==> flow/design.v <==
`timescale 1ns / 1ps
module FIFO(clk, rst, wr_en, rd_en, buf_in, buf_out, buf_empty, buf_full, fifo_counter);
input clk, rst, wr_en, rd_en;
input [7:0] buf_in;
output [7:0] buf_out;
output buf_empty, buf_full;
output [6:0] fifo_counter;
reg [7:0] buf_out;
reg buf_empty, buf_full;
reg [6:0] fifo_counter;
reg [5:0] rd_ptr, wr_ptr;
reg [7:0] buf_mem[63:0];
always@ (fifo_counter) begin
    buf_empty = (fifo_counter == 0);  
    buf_full = (fifo_counter == 64);  
end
always @(posedge clk or posedge rst) begin
    if( rst )  
        fifo_counter <= 0;
    else if((!buf_full && wr_en) && (!buf_empty && rd_en))  
        fifo_counter <= fifo_counter;
    else if (!buf_full && wr_en)  
        fifo_counter <= fifo_counter + 1;
    else if (!buf_empty && rd_en)  
        fifo_counter <= fifo_counter - 1;
    else  
        fifo_counter <= fifo_counter;
end
always @(posedge clk or posedge rst) begin
    if (rst)  
        buf_out <= 0;
    else begin
        if (rd_en && !buf_empty)
            buf_out <= buf_mem[rd_ptr];
        else  
            buf_out <= buf_out;
    end
end
always @(posedge clk) begin
    if (!buf_full && wr_en)
        buf_mem[wr_ptr] <= buf_in;
    else
        buf_mem[wr_ptr] <= buf_mem[wr_ptr];
end
always @(posedge clk or posedge rst) begin
    if(rst) begin
        wr_ptr <= 0;
        rd_ptr <= 0;
    end
    else begin
        if (!buf_full && wr_en)  
            wr_ptr <= wr_ptr + 1;
        else  
            wr_ptr <= wr_ptr;
        if (!buf_empty && rd_en)  
            rd_ptr <= rd_ptr + 1;
        else  
            rd_ptr <= rd_ptr;               
    end
end
endmodule
# Reports on FIFO
# The steps from the RTL of FIFO to its reports follow in flow order.
# Line numbers count from 1 in the design file above.
# Operators: Yosys type, input widths -> output width; for muxes data width and select width s.
# Library cell names are shortened.
# A cell with -- has no value.
# design
top	FIFO
clock	clk
lib	sky130hd
lib_corner	tt_025C_1v80

# Elaborated design
# Source: Yosys, flattened and elaborated, memories not mapped. Widths are those after wreduce. Registers that Yosys merges into a memory's read port (data or address) are not register bits. Print and check cells do not count. Equal cells are merged and count once.
# Yosys's memory passes give these memory sizes; they may raise the number of words (mostly to a power of two), join words into wider ones and drop unused or constant bits.
# word_totals
register_bits	19
ram_bits	512
clocked_rd_ports_x_width	8
memories	1
input_bits	12
elab_cells	28
# op_classes
add_sub_neg	4
eq_ne	2
muxes	7
n_logic	2
n_reduce_logical	9
# memory_table
memory	size	word_bits	rd	write_ports	line	text
buf_mem	64	8	1	1	12	reg [7:0] buf_mem[63:0];
# op_table
cell	count
$mux 8	3
$mux 7	2
$add 6x1->6 const B	2
$add 7x1->7 const B	1
$sub 7x1->7 const B	1
$eq 7x7->1 const B	1
$logic_not 7->1	1
$reduce_and 2->1	2
$logic_and 1x1->1	3
$logic_not 1->1	2
$reduce_bool 2->1	1
$mux 1	2
$ne 1x1->1 const B	1
$or 1x1->1	1
$not 1->1	1

# Logic depth
# Depth = most cells in a row (Yosys ltp): at word level without a register or memory, in the mapped netlist without a sequential cell, where the memories' decode and read muxes count.
# depth
word_depth	6
ABC_AREA	1
ltp_mapped	15
ltp_nobuf	15

# Mapped cells and area
# The flow's flattened synthesis, as Yosys stat reports it; memories are mapped. The netlist is that of the ABC_AREA named above (0 if unset); the other value can give another one.
# mapped
cell_count	2134
area_mm2	0.0229808
ff_cells	539
buffers	106
# by_type
cell	count	area_total_um2
edfxtp_1	512	1.54E+04
nand2_1	745	2.8E+03
nand3_1	285	1.43E+03
inv_1	181	679.402
dfrtp_1	27	675.648
nor2_1	148	555.533
buf_2	46	230.221
o211ai_1	24	180.173
a21oi_1	35	175.168
buf_6	13	146.39
buf_4	15	112.608
o21ai_0	22	110.106
clkbuf_1	27	101.347
ha_1	8	100.096
xor2_1	11	96.342
nor3_1	6	30.029
inv_2	6	22.522
fa_1	1	20.019
# Other cell types: 12; their cells: 22.

# Worst setup path after synthesis
# OpenSTA on the mapped netlist: ideal clock, no wires. The path of least setup slack (recovery checks aside). Input and output delay are each 20% of the period. Register names are those of the netlist, which keeps one name where synthesis merged equal registers.
# synth_path
path_kind	input port to flip-flop
from	input wr_en
to	register fifo_counter[6]
clock_period_ns	5.0
input_delay_ns	1.000
setup_ns	0.122
t_first_pin_ns	1.000
t_arrival_ns	2.345
setup_slack_ns	2.533
path_delay_ns	1.467
stages	13
path_buffers	0
period_less_setup_slack_ns	2.467
# "path_delay_ns" is the arrival time less input delay plus setup time.
# "stages" counts driving pins, that of a launching flip-flop among them; a cell with two outputs on the path counts twice.
# "period_less_setup_slack_ns" = period - worst setup slack (recovery checks aside). The figure is calculated, with input and output delays left at 20% of the set period.
# Between the ends stands the longest chain of elaborated cells between them, by number of cells; it is not shown to be the way that was timed. Of several equally long chains one is given.
# A line is the first line of the expression or statement that the cell stems from. Yosys adds cells for indexed reads and writes and turns some case tables into memories.
# A register here has more assigning lines than the two given.
# synth_between
path_cell_list	inv_1 > nor2_4 > inv_2 > fa_1 > nand3_1 > nand3_1 > nand2_1 > nand2_1 > a21oi_1 > inv_1 > nand2_1 > nand2_1 > xor2_1
elab_chain_len	4
# synth_rtl
item	line	text
start: declaration	3	input clk, rst, wr_en, rd_en;
$logic_and 1x1->1 x2	20	else if((!buf_full && wr_en) && (!buf_empty && rd_en))
$not 1->1	--
$reduce_and 2->1	--
end: assignment	21	fifo_counter <= fifo_counter;
end: assignment	23	fifo_counter <= fifo_counter + 1;
end: declaration	7	output [6:0] fifo_counter;

# Path in the finished layout
# Path of least setup slack in the final report of flow run 1 (OpenROAD, finished layout, wires in). Where an end is a register, its clock arrival counts in the times.
# layout_path
path_kind	flip-flop to flip-flop
from	register fifo_counter[0]
to	register fifo_counter[6]
clock_period_ns	2.4
setup_ns	0.11
t_first_pin_ns	0.61
t_arrival_ns	2.74
setup_slack_ns	0.16
stages	16
path_buffers	2
# Between the ends stands the longest chain of elaborated cells between them, by number of cells; it is not shown to be the way that was timed. Of several equally long chains one is given.
# A register here has more assigning lines than the two given.
# layout_between
path_cell_list	dfrtp_2 > nor2_4 > nand3_4 > nor3_4 > nor2_4 > inv_4 > buf_12 > buf_4 > ha_1 > nand2_2 > nand2_2 > a21oi_2 > inv_1 > nand2_1 > nand2_1 > xor2_1
elab_chain_len	6
# layout_rtl
item	line	text
start: declaration	7	output [6:0] fifo_counter;
start: assignment	21	fifo_counter <= fifo_counter;
start: assignment	23	fifo_counter <= fifo_counter + 1;
$eq 7x7->1	15	buf_full = (fifo_counter == 64);
$logic_not 1->1	20	else if((!buf_full && wr_en) && (!buf_empty && rd_en))
$logic_and 1x1->1 x2	20
$not 1->1	--
$reduce_and 2->1	--
end: assignment	21
end: assignment	23
end: declaration	7

# Module FIFO, platform sky130hd: 4 stored runs of the flow (Yosys, OpenROAD) with differing settings, in no particular order. Input and output delays are each 20% of the period that was set; the output load is 0.01 pF.
# "achieved_period_ns": clock period set for the run, less the worst setup slack. It is reckoned from that one timing run; input and output delays stay at 20% of the period that was set.
# By "critical_path_time_ns" is meant the share of the clock period that the worst setup path is allowed (20% is reserved at inputs, 20% at outputs), minus its slack. Clock arrival times at its registers enter into it.
# "final_power_mw": no workload was simulated; the value follows from the tool's default switching activity.
# Settings: -- = not set for that run.
run name	ABC_AREA	CAP_MARGIN	CELL_PAD_IN_SITES_GLOBAL_PLACEMENT	CORE_UTILIZATION	CTS_CLUSTER_DIAMETER	GPL_ROUTABILITY_DRIVEN	HOLD_SLACK_MARGIN	MAX_ROUTING_LAYER	PLACE_DENSITY_LB_ADDON	SETUP_SLACK_MARGIN	SLEW_MARGIN	TNS_END_PERCENT	period_ns	CORE_MARGIN	CORE_ASPECT_RATIO	CTS_CLUSTER_SIZE	GPL_TIMING_DRIVEN	PLACE_DENSITY	MIN_ROUTING_LAYER	die_mm2	synth_chip_area_mm2	final_power_mw	setup_worst_slack_ns	critical_path_time_ns	worstPathKind	final_stdcell_area_mm2	achieved_period_ns	setup_tns_ns	layout_utilization_pct
flow run 1	1	40	0	22	127	1	0.1	met4	0.29	0.26	15	80	2.4	2	--	--	--	--	--	0.10706	0.0229808	34.306	0.158	2.24	flip-flop to flip-flop	0.0292405	2.242	0.000	28.3
flow run 2	1	10	--	72	--	--	--	--	0.14	-0.14	20	--	3.6	2	1.17	50	0	--	--	0.033367	0.0229808	20.987	0.411	3.19	flip-flop to flip-flop	0.0255545	3.189	0.000	81.5
flow run 3	0	20	--	16	--	--	--	--	--	--	20	--	2.05	5	--	--	--	0.45	--	0.141	0.0213742	36.699	-0.651	2.70	flip-flop to flip-flop	0.0284898	2.701	-132.736	21.4
flow run 4	0	35	--	67	--	1	--	--	--	--	20	--	4.46	5	--	--	--	0.45	met2	0.0355737	0.0213742	14.781	0.934	2.63	flip-flop to output port	0.0238641	3.526	0.000	75.6
